==> flow/design.v <==
`timescale 1ns/1ps
module adder_32bit (
    input wire [31:0] a,
    input wire [31:0] b,
    output wire [31:0] sum
);
    wire [31:0] p, g;
    wire [32:0] c;
    assign c[0] = 1'b0;
    wire [7:0] block_p, block_g;
    wire [8:0] block_c;
    assign block_c[0] = 1'b0;
    assign p = a ^ b;   
    assign g = a & b;   
    assign c[1] = g[0] | (p[0] & c[0]);
    assign c[2] = g[1] | (p[1] & c[1]);
    assign c[3] = g[2] | (p[2] & c[2]);
    assign c[4] = g[3] | (p[3] & c[3]);
    assign block_p[0] = p[0] & p[1] & p[2] & p[3];
    assign block_g[0] = g[3] | (p[3] & g[2]) | (p[3] & p[2] & g[1]) | (p[3] & p[2] & p[1] & g[0]);
    assign c[5] = g[4] | (p[4] & c[4]);
    assign c[6] = g[5] | (p[5] & c[5]);
    assign c[7] = g[6] | (p[6] & c[6]);
    assign c[8] = g[7] | (p[7] & c[7]);
    assign block_p[1] = p[4] & p[5] & p[6] & p[7];
    assign block_g[1] = g[7] | (p[7] & g[6]) | (p[7] & p[6] & g[5]) | (p[7] & p[6] & p[5] & g[4]);
    assign c[9]  = g[8]  | (p[8]  & c[8]);
    assign c[10] = g[9]  | (p[9]  & c[9]);
    assign c[11] = g[10] | (p[10] & c[10]);
    assign c[12] = g[11] | (p[11] & c[11]);
    assign block_p[2] = p[8] & p[9] & p[10] & p[11];
    assign block_g[2] = g[11] | (p[11] & g[10]) | (p[11] & p[10] & g[9]) | (p[11] & p[10] & p[9] & g[8]);
    assign c[13] = g[12] | (p[12] & c[12]);
    assign c[14] = g[13] | (p[13] & c[13]);
    assign c[15] = g[14] | (p[14] & c[14]);
    assign c[16] = g[15] | (p[15] & c[15]);
    assign block_p[3] = p[12] & p[13] & p[14] & p[15];
    assign block_g[3] = g[15] | (p[15] & g[14]) | (p[15] & p[14] & g[13]) | (p[15] & p[14] & p[13] & g[12]);
    assign c[17] = g[16] | (p[16] & c[16]);
    assign c[18] = g[17] | (p[17] & c[17]);
    assign c[19] = g[18] | (p[18] & c[18]);
    assign c[20] = g[19] | (p[19] & c[19]);
    assign block_p[4] = p[16] & p[17] & p[18] & p[19];
    assign block_g[4] = g[19] | (p[19] & g[18]) | (p[19] & p[18] & g[17]) | (p[19] & p[18] & p[17] & g[16]);
    assign c[21] = g[20] | (p[20] & c[20]);
    assign c[22] = g[21] | (p[21] & c[21]);
    assign c[23] = g[22] | (p[22] & c[22]);
    assign c[24] = g[23] | (p[23] & c[23]);
    assign block_p[5] = p[20] & p[21] & p[22] & p[23];
    assign block_g[5] = g[23] | (p[23] & g[22]) | (p[23] & p[22] & g[21]) | (p[23] & p[22] & p[21] & g[20]);
    assign c[25] = g[24] | (p[24] & c[24]);
    assign c[26] = g[25] | (p[25] & c[25]);
    assign c[27] = g[26] | (p[26] & c[26]);
    assign c[28] = g[27] | (p[27] & c[27]);
    assign block_p[6] = p[24] & p[25] & p[26] & p[27];
    assign block_g[6] = g[27] | (p[27] & g[26]) | (p[27] & p[26] & g[25]) | (p[27] & p[26] & p[25] & g[24]);
    assign c[29] = g[28] | (p[28] & c[28]);
    assign c[30] = g[29] | (p[29] & c[29]);
    assign c[31] = g[30] | (p[30] & c[30]);
    assign c[32] = g[31] | (p[31] & c[31]);
    assign block_p[7] = p[28] & p[29] & p[30] & p[31];
    assign block_g[7] = g[31] | (p[31] & g[30]) | (p[31] & p[30] & g[29]) | (p[31] & p[30] & p[29] & g[28]);
    assign block_c[1] = block_g[0] | (block_p[0] & block_c[0]);
    assign block_c[2] = block_g[1] | (block_p[1] & block_c[1]);
    assign block_c[3] = block_g[2] | (block_p[2] & block_c[2]);
    assign block_c[4] = block_g[3] | (block_p[3] & block_c[3]);
    assign block_c[5] = block_g[4] | (block_p[4] & block_c[4]);
    assign block_c[6] = block_g[5] | (block_p[5] & block_c[5]);
    assign block_c[7] = block_g[6] | (block_p[6] & block_c[6]);
    assign block_c[8] = block_g[7] | (block_p[7] & block_c[7]);
    assign sum = p ^ c[31:0];
endmodule
`timescale 1ns/1ps
module csa_32bit (
    input wire [31:0] a,
    input wire [31:0] b,
    input wire [31:0] c,
    output wire [31:0] sum,
    output wire [31:0] carry
);
    genvar i;
    generate
        for (i = 0; i < 32; i = i + 1) begin : csa_bit
            full_adder fa (
                .a(a[i]),
                .b(b[i]),
                .c_in(c[i]),
                .sum(sum[i]),
                .c_out(carry[i])
            );
        end
    endgenerate
endmodule
module full_adder (
    input wire a,
    input wire b,
    input wire c_in,
    output wire sum,
    output wire c_out
);
    wire xor_ab, and_ab, and_xor_cin;
    xor_gate xor1 (.a(a), .b(b), .out(xor_ab));
    xor_gate xor2 (.a(xor_ab), .b(c_in), .out(sum));
    and_gate and1 (.a(a), .b(b), .out(and_ab));
    and_gate and2 (.a(xor_ab), .b(c_in), .out(and_xor_cin));
    or_gate or1 (.a(and_ab), .b(and_xor_cin), .out(c_out));
endmodule
`timescale 1ns/1ps
module and_gate (
    input wire a,
    input wire b,
    output wire out
);
    and(out,a,b);
endmodule
module xor_gate (
    input wire a,
    input wire b,
    output wire out
);
    xor(out,a,b);
endmodule
module or_gate (
    input wire a,
    input wire b,
    output wire out
);
    or(out,a,b);
endmodule
module multiplier_16bit (
    input wire [15:0] a,
    input wire [15:0] b,
    output wire [31:0] product
);
    wire [31:0] pp [15:0];
    genvar i, j;
    generate
        for (i = 0; i < 16; i = i + 1) begin : pp_row
            for (j = 0; j < 16; j = j + 1) begin : pp_col
                wire pp_bit;
                and pp_and (pp_bit, a[j], b[i]);
                assign pp[i][j+i] = pp_bit;
            end
            if (i > 0) begin : lower_zeros
                for (j = 0; j < i; j = j + 1) begin : lz
                    assign pp[i][j] = 1'b0;
                end
            end
            if (i + 16 < 32) begin : upper_zeros
                for (j = i + 16; j < 32; j = j + 1) begin : uz
                    assign pp[i][j] = 1'b0;
                end
            end
        end
    endgenerate
    wire [31:0] s1_sum[5:0], s1_carry[5:0];
    csa_32bit csa1_0 (.a(pp[0]), .b(pp[1]), .c(pp[2]), .sum(s1_sum[0]), .carry(s1_carry[0]));
    csa_32bit csa1_1 (.a(pp[3]), .b(pp[4]), .c(pp[5]), .sum(s1_sum[1]), .carry(s1_carry[1]));
    csa_32bit csa1_2 (.a(pp[6]), .b(pp[7]), .c(pp[8]), .sum(s1_sum[2]), .carry(s1_carry[2]));
    csa_32bit csa1_3 (.a(pp[9]), .b(pp[10]), .c(pp[11]), .sum(s1_sum[3]), .carry(s1_carry[3]));
    csa_32bit csa1_4 (.a(pp[12]), .b(pp[13]), .c(pp[14]), .sum(s1_sum[4]), .carry(s1_carry[4]));
    assign s1_sum[5] = pp[15];
    assign s1_carry[5] = 32'd0;
    wire [31:0] s2_sum[3:0], s2_carry[3:0];
    csa_32bit csa2_0 (.a(s1_sum[0]), .b({s1_carry[0][30:0], 1'b0}), .c(s1_sum[1]),
                      .sum(s2_sum[0]), .carry(s2_carry[0]));
    csa_32bit csa2_1 (.a({s1_carry[1][30:0], 1'b0}), .b(s1_sum[2]), .c({s1_carry[2][30:0], 1'b0}),
                      .sum(s2_sum[1]), .carry(s2_carry[1]));
    csa_32bit csa2_2 (.a(s1_sum[3]), .b({s1_carry[3][30:0], 1'b0}), .c(s1_sum[4]),
                      .sum(s2_sum[2]), .carry(s2_carry[2]));
    csa_32bit csa2_3 (.a({s1_carry[4][30:0], 1'b0}), .b(s1_sum[5]), .c({s1_carry[5][30:0], 1'b0}),
                      .sum(s2_sum[3]), .carry(s2_carry[3]));
    wire [31:0] s3_sum[2:0], s3_carry[2:0];
    csa_32bit csa3_0 (.a(s2_sum[0]), .b({s2_carry[0][30:0], 1'b0}), .c(s2_sum[1]),
                      .sum(s3_sum[0]), .carry(s3_carry[0]));
    csa_32bit csa3_1 (.a({s2_carry[1][30:0], 1'b0}), .b(s2_sum[2]), .c({s2_carry[2][30:0], 1'b0}),
                      .sum(s3_sum[1]), .carry(s3_carry[1]));
    assign s3_sum[2] = s2_sum[3];
    assign s3_carry[2] = {s2_carry[3][30:0], 1'b0};
    wire [31:0] s4_sum[1:0], s4_carry[1:0];
    csa_32bit csa4_0 (.a(s3_sum[0]), .b({s3_carry[0][30:0], 1'b0}), .c(s3_sum[1]),
                      .sum(s4_sum[0]), .carry(s4_carry[0]));
    csa_32bit csa4_1 (.a({s3_carry[1][30:0], 1'b0}), .b(s3_sum[2]), .c(s3_carry[2]),
                      .sum(s4_sum[1]), .carry(s4_carry[1]));
    wire [31:0] final_sum, final_carry;
    csa_32bit csa_final (.a(s4_sum[0]), .b({s4_carry[0][30:0], 1'b0}), .c(s4_sum[1]),
                         .sum(final_sum), .carry(final_carry));
    wire [31:0] shifted_carry;
    assign shifted_carry = {final_carry[30:0], 1'b0};
    wire [31:0] temp_sum;
    adder_32bit final_adder1 (.a(final_sum), .b(shifted_carry), .sum(temp_sum));
    wire [31:0] shifted_carry2;
    assign shifted_carry2 = {s4_carry[1][30:0], 1'b0};
    adder_32bit final_adder2 (.a(temp_sum), .b(shifted_carry2), .sum(product));
endmodule
`timescale 1ns/1ps
module pe (
    input wire clk,
    input wire rst_n,
    input wire en,
    input wire [15:0] a_in,       
    input wire [15:0] b_in,       
    input wire [31:0] partial_sum_in,   
    input wire load_acc,          
    output reg [15:0] a_out,      
    output reg [15:0] b_out,      
    output wire [31:0] acc_out    
);
    wire [31:0] mult_result;
    wire [31:0] add_result;
    reg [31:0] accumulator;
    multiplier_16bit mult_inst (
        .a(a_in),
        .b(b_in),
        .product(mult_result)
    );
    adder_32bit add_inst (
        .a(accumulator),
        .b(mult_result),
        .sum(add_result)
    );
    always @(posedge clk or negedge rst_n) begin
        if (!rst_n) begin
            accumulator <= 32'd0;
        end else if (load_acc) begin
            accumulator <= partial_sum_in;
        end else if (en) begin
            accumulator <= add_result;
        end
    end
    always @(posedge clk or negedge rst_n) begin
        if (!rst_n) begin
            a_out <= 16'd0;
            b_out <= 16'd0;
        end else if (en) begin
            a_out <= a_in;
            b_out <= b_in;
        end
    end
    assign acc_out = accumulator;
endmodule
`timescale 1ns/1ps
module mac_array_4x4 (
    input wire clk,
    input wire rst_n,
    input wire en,
    input wire load_acc,
    input wire [15:0] a_in_0,
    input wire [15:0] a_in_1,
    input wire [15:0] a_in_2,
    input wire [15:0] a_in_3,
    input wire [15:0] b_in_0,
    input wire [15:0] b_in_1,
    input wire [15:0] b_in_2,
    input wire [15:0] b_in_3,
    input wire [511:0] partial_sum_init,
    output wire [31:0] result_0_0, result_0_1, result_0_2, result_0_3,
    output wire [31:0] result_1_0, result_1_1, result_1_2, result_1_3,
    output wire [31:0] result_2_0, result_2_1, result_2_2, result_2_3,
    output wire [31:0] result_3_0, result_3_1, result_3_2, result_3_3
);
    wire [15:0] a_wire [0:3][0:4];   
    wire [15:0] b_wire [0:4][0:3];   
    assign a_wire[0][0] = a_in_0;
    assign a_wire[1][0] = a_in_1;
    assign a_wire[2][0] = a_in_2;
    assign a_wire[3][0] = a_in_3;
    assign b_wire[0][0] = b_in_0;
    assign b_wire[0][1] = b_in_1;
    assign b_wire[0][2] = b_in_2;
    assign b_wire[0][3] = b_in_3;
    wire [31:0] acc_out [0:3][0:3];
    genvar row, col;
    generate
        for (row = 0; row < 4; row = row + 1) begin : pe_row
            for (col = 0; col < 4; col = col + 1) begin : pe_col
                pe pe_inst (
                    .clk(clk),
                    .rst_n(rst_n),
                    .en(en),
                    .a_in(a_wire[row][col]),
                    .b_in(b_wire[row][col]),
                    .partial_sum_in(partial_sum_init[(row*4+col)*32 +: 32]),
                    .load_acc(load_acc),
                    .a_out(a_wire[row][col+1]),
                    .b_out(b_wire[row+1][col]),
                    .acc_out(acc_out[row][col])
                );
            end
        end
    endgenerate
    assign result_0_0 = acc_out[0][0];
    assign result_0_1 = acc_out[0][1];
    assign result_0_2 = acc_out[0][2];
    assign result_0_3 = acc_out[0][3];
    assign result_1_0 = acc_out[1][0];
    assign result_1_1 = acc_out[1][1];
    assign result_1_2 = acc_out[1][2];
    assign result_1_3 = acc_out[1][3];
    assign result_2_0 = acc_out[2][0];
    assign result_2_1 = acc_out[2][1];
    assign result_2_2 = acc_out[2][2];
    assign result_2_3 = acc_out[2][3];
    assign result_3_0 = acc_out[3][0];
    assign result_3_1 = acc_out[3][1];
    assign result_3_2 = acc_out[3][2];
    assign result_3_3 = acc_out[3][3];
endmodule
* From RTL to reports: mac_array_4x4
The steps from the RTL of mac_array_4x4 to its reports follow in flow order.
Line numbers count from 1 in the design file above.
Cell names lack the library's common part.
Not given: n/a
- Top :: mac_array_4x4
- Clock input :: clk
- Standard-cell library :: sky130hd
- Corner :: tt_025C_1v80

* Word-level counts
Source: Yosys, flattened and elaborated. Widths are those after wreduce. Registers that Yosys merges into a memory's read port (data or address) are not register bits. Print and check cells do not count. Equal cells are merged and count once.
- Flip-flop bits (word level) :: 896
- Bits of input ports :: 644
- Output and inout port bits :: 512
- Elaborated cells :: 23785
- Mux-type cells :: 32
- Bitwise logic cells :: 23712
- Reduce/logical cells :: 1
** Operators with widths (number)
- AND 1 bit :: 12368
- bitwise XOR 1 bit :: 6832
- bitwise OR 1 bit :: 4368
- bitwise XOR 32 bit :: 64
- AND 31 bit :: 48
- 2-to-1 mux 32 bit :: 32
- bitwise XOR 31 x 32 -> 32 bit :: 16
- bitwise XOR 31 bit :: 16
- nonzero test 2 bit :: 1

* Depth
Yosys ltp: most cells in a row. Word level: on the elaborated netlist, between registers, memories and ports. Mapped: between sequential cells and ports; inverters and the memories' decode and read muxes count.
- Depth after elaboration :: 204
- ABC_AREA :: 0
- Depth in mapped cells :: 48
- Depth with buffers taken out :: 47

* After synthesis
The flow's flattened synthesis, as Yosys stat reports it; memories are mapped. The netlist is that of the ABC_AREA named above (0 if unset); the other value can give another one.
Totals and module areas in this step are rounded.
- Cells in the netlist :: 17773
- Synthesis area :: 175000 um^2
- Sequential area :: 22400 um^2
- Mapped flip-flops :: 896
- Buffers :: 780
** Cells by type
- fa_1 :: number 4032, area in all 8.07E+04 um^2
- and2_1 :: number 3920, area in all 2.45E+04 um^2
- dfrtp_1 :: number 896, area in all 2.24E+04 um^2
- inv_1 :: number 4471, area in all 1.68E+04 um^2
- ha_1 :: number 1024, area in all 1.28E+04 um^2
- o21ai_0 :: number 912, area in all 4.56E+03 um^2
- nand2_1 :: number 1158, area in all 4.35E+03 um^2
- mux2_2 :: number 385, area in all 4.34E+03 um^2
- clkbuf_1 :: number 570, area in all 2.14E+03 um^2
- buf_2 :: number 142, area in all 710.682 um^2
- buf_4 :: number 53, area in all 397.882 um^2
- o21ai_1 :: number 63, area in all 315.302 um^2
- xnor2_1 :: number 32, area in all 280.269 um^2
- mux2i_1 :: number 16, area in all 160.154 um^2
- buf_6 :: number 14, area in all 157.651 um^2
- xor2_1 :: number 16, area in all 140.134 um^2
- a2bb2oi_1 :: number 9, area in all 78.826 um^2
- o211ai_1 :: number 9, area in all 67.565 um^2
Other cell types: 6; their cells: 51.
The figures by module come from a second, unflattened synthesis with its own total; it is not the netlist above.
- Cell total of the unflattened synthesis :: 45296
- Area total of the unflattened synthesis :: 366000 um^2
Rows give one instance, submodules left out.
** By module
- xor_gate :: instances 14336, cells 1, area 8.8 um^2, sequential area 0.0 um^2
- and_gate :: instances 14336, cells 1, area 6.3 um^2, sequential area 0.0 um^2
- pe :: instances 16, cells 206, area 2810 um^2, sequential area 1600 um^2
- or_gate :: instances 7168, cells 1, area 6.3 um^2, sequential area 0.0 um^2
- adder_32bit :: instances 48, cells 32, area 637 um^2, sequential area 0.0 um^2
- multiplier_16bit :: instances 16, cells 289, area 1900 um^2, sequential area 0.0 um^2
- csa_32bit :: instances 224, cells 0, area 0.0 um^2, sequential area 0.0 um^2
- full_adder :: instances 7168, cells 0, area 0.0 um^2, sequential area 0.0 um^2
- mac_array_4x4 :: instances 1, cells 0, area 0.0 um^2, sequential area 0.0 um^2

* Timing after synthesis
OpenSTA on the mapped netlist: ideal clock, no wires. The path of least setup slack (recovery checks aside). Input and output delay are each 20% of the period. Register names are those of the netlist, which keeps one name where synthesis merged equal registers.
- Path kind :: input -> register
- From :: input port b_in_0[0]
- To :: register pe_row[0].pe_col[0].pe_inst.accumulator[31]
- Clock period :: 18.0 ns
- External input delay :: 3.600 ns
- Setup time :: 0.116 ns
- Launch time at the first pin :: 3.600 ns
- Arrival :: 16.868 ns
- Required time :: 17.884 ns
- Path slack :: 1.016 ns
- Path delay :: 13.384 ns
- Stages on the path :: 41
- Path buffers :: 1
- Synthesis period reached :: 16.984 ns
"path delay" = arrival - input delay + setup time.
"stages on the path" counts driving pins, that of a launching flip-flop among them; a cell with two outputs on the path counts twice.
"synthesis period reached" = period - worst setup slack (recovery checks aside). The figure is calculated, with input and output delays left at 20% of the set period.
Between the ends stands the longest chain of elaborated cells between them, by number of cells; it is not shown to be the way that was timed. Of several equally long chains one is given.
A line is the first line of the expression or statement that the cell stems from. Yosys adds cells for indexed reads and writes and turns some case tables into memories.
At most two assigning lines are given for a register; there are more.
- Cell sequence :: clkbuf_1 and2_1 fa_1 inv_1 fa_1 fa_1 fa_1 inv_1 ha_1 fa_1 inv_1 fa_1 fa_1 fa_1 fa_1 fa_1 fa_1 fa_1 [... 5 more ...] fa_1 fa_1 fa_1 fa_1 fa_1 fa_1 fa_1 fa_1 fa_1 fa_1 fa_1 fa_1 fa_1 fa_1 fa_1 xnor2_1 xnor2_1 o311ai_0
- Length of the longest elaborated chain :: 71
- Elaborated cells on any way between the ends :: 546
- Source lines of those cells :: 39
- Classes of those cells :: mux (2); logic (544)
** RTL lines, path post-synthesis
- from (decl) :: line 252 : input wire [15:0] b_in_0,
- AND 1 bit :: line 141 : and pp_and (pp_bit, a[j], b[i]);
- bitwise XOR 1 bit :: line 121 : xor(out,a,b);
- AND 1 bit :: line 114 : and(out,a,b);
- bitwise OR 1 bit :: line 128 : or(out,a,b);
- bitwise XOR 1 bit :: line 121
- AND 1 bit :: line 114
- bitwise OR 1 bit :: line 128
- [... 57 more ...]
- bitwise XOR 31 x 32 -> 32 bit :: line 71 : assign sum = p ^ c[31:0];
- bitwise XOR 32 bit :: line 13 : assign p = a ^ b;
- bitwise XOR 32 bit :: line 71
- bitwise XOR 32 bit :: line 13
- bitwise XOR 32 bit :: line 71
- 2-to-1 mux 32 bit :: line 227 : end else if (en) begin
- 2-to-1 mux 32 bit :: line 225 : end else if (load_acc) begin
- to (assign) :: line 226 : accumulator <= partial_sum_in;
- to (assign) :: line 228 : accumulator <= add_result;
- to (decl) :: line 211 : reg [31:0] accumulator;

* Timing after layout
From the final timing report of flow run A: the path of least setup slack in the routed layout; clock arrival at registers is part of the times.
- Path kind :: input -> register
- From :: input port a_in_0[5]
- To :: register pe_row[0].pe_col[0].pe_inst.accumulator[31]
- Clock period :: 17.3 ns
- External input delay :: 3.46 ns
- Setup time :: 0.18 ns
- Launch time at the first pin :: 3.46 ns
- Arrival :: 16.80 ns
- Required time :: 18.05 ns
- Path slack :: 1.24 ns
- Stages on the path :: 43
- Path buffers :: 2
Between the ends stands the longest chain of elaborated cells between them, by number of cells; it is not shown to be the way that was timed. Of several equally long chains one is given.
At most two assigning lines are given for a register; there are more.
- Cell sequence :: clkdlybuf4s50_1 buf_4 and2_1 fa_1 inv_1 fa_1 fa_1 fa_1 inv_1 ha_1 fa_1 inv_1 fa_2 fa_1 fa_1 fa_2 fa_1 fa_1 [... 7 more ...] fa_1 fa_2 fa_1 fa_2 fa_1 fa_2 fa_2 fa_2 fa_2 fa_2 fa_2 fa_1 fa_2 fa_2 xnor2_2 xnor2_2 nand2_1 o311ai_2
- Length of the longest elaborated chain :: 69
- Elaborated cells on any way between the ends :: 593
- Source lines of those cells :: 35
- Classes of those cells :: mux (2); logic (591)
** RTL lines, path after layout
- from (decl) :: line 248 : input wire [15:0] a_in_0,
- AND 1 bit :: line 141 : and pp_and (pp_bit, a[j], b[i]);
- bitwise XOR 1 bit x8 :: line 121 : xor(out,a,b);
- bitwise XOR 31 bit :: line 13 : assign p = a ^ b;
- AND 1 bit :: line 22 : assign c[6] = g[5] | (p[5] & c[5]);
- bitwise OR 1 bit :: line 22
- AND 1 bit :: line 23 : assign c[7] = g[6] | (p[6] & c[6]);
- bitwise OR 1 bit :: line 23
- [... 48 more ...]
- bitwise XOR 31 x 32 -> 32 bit :: line 71 : assign sum = p ^ c[31:0];
- bitwise XOR 32 bit :: line 13
- bitwise XOR 32 bit :: line 71
- bitwise XOR 32 bit :: line 13
- bitwise XOR 32 bit :: line 71
- 2-to-1 mux 32 bit :: line 227 : end else if (en) begin
- 2-to-1 mux 32 bit :: line 225 : end else if (load_acc) begin
- to (assign) :: line 226 : accumulator <= partial_sum_in;
- to (assign) :: line 228 : accumulator <= add_result;
- to (decl) :: line 211 : reg [31:0] accumulator;

Top module mac_array_4x4; platform sky130hd; tools Yosys and OpenROAD; 4 stored runs in no particular order. Input and output delays are each 20% of the period that was set; the output load is 0.01 pF.
"reached clock period" is the run's clock period less its worst setup slack. It is reckoned from that one timing run; input and output delays stay at 20% of the period that was set.
"worst setup path time" means the part of the period allowed to the worst setup path (the constraints hold back 20% at inputs and 20% at outputs) less its slack; where the path has registers, the arrival times of their clocks count too.
The results are shown rounded.

** Flow run A
- Settings :: CORE_UTILIZATION=40; SETUP_SLACK_MARGIN=0.95; period_ns=17.3; CAP_MARGIN=20; CORE_MARGIN=2; SLEW_MARGIN=20
- Utilization in the final report :: 0.456
- Worst setup path time :: 12.60 ns
- Class of the worst setup path :: input -> register
- Total die area :: 443000 um^2
- Area of the synthesized netlist :: 175000 um^2
- Reached clock period :: 16.056 ns
- Post-route setup TNS :: 0.000 ns
- Standard-cell area after routing :: 199000 um^2
- Lowest setup slack :: 1.24 ns
- Lowest hold slack :: 0.508 ns

** Flow run B
- Settings :: CORE_UTILIZATION=40; period_ns=18.0; CAP_MARGIN=20; CORE_MARGIN=2; SLEW_MARGIN=20
- Reached clock period :: 17.157 ns
- Total die area :: 443000 um^2
- Area of the synthesized netlist :: 175000 um^2
- Lowest setup slack :: 0.843 ns
- Standard-cell area after routing :: 198000 um^2
- Worst setup path time :: 13.56 ns
- Class of the worst setup path :: input -> register
- Post-route setup TNS :: 0.000 ns
- Utilization in the final report :: 0.454
- Lowest hold slack :: 0.509 ns

** Flow run C
- Settings :: ABC_AREA=1; CELL_PAD_IN_SITES_GLOBAL_PLACEMENT=2; CORE_UTILIZATION=59; CTS_CLUSTER_SIZE=88; GPL_ROUTABILITY_DRIVEN=1; MIN_ROUTING_LAYER=met1; SETUP_SLACK_MARGIN=5.0; SLEW_MARGIN=10; period_ns=21.5; CAP_MARGIN=20; CORE_MARGIN=2
- Outcome :: unfinished; error GPL-0301 in placement

** Flow run D
- Settings :: CORE_UTILIZATION=40; MAX_ROUTING_LAYER=met4; MIN_ROUTING_LAYER=met2; PLACE_DENSITY_LB_ADDON=0.03; SETUP_SLACK_MARGIN=-1.98; period_ns=27.0; CAP_MARGIN=20; CORE_MARGIN=2; SLEW_MARGIN=20
- Reached clock period :: 19.916 ns
- Utilization in the final report :: 0.453
- Area of the synthesized netlist :: 175000 um^2
- Standard-cell area after routing :: 198000 um^2
- Lowest setup slack :: 7.08 ns
- Lowest hold slack :: 0.509 ns
- Total die area :: 443000 um^2
- Post-route setup TNS :: 0.000 ns
- Worst setup path time :: 14.52 ns
- Class of the worst setup path :: input -> register
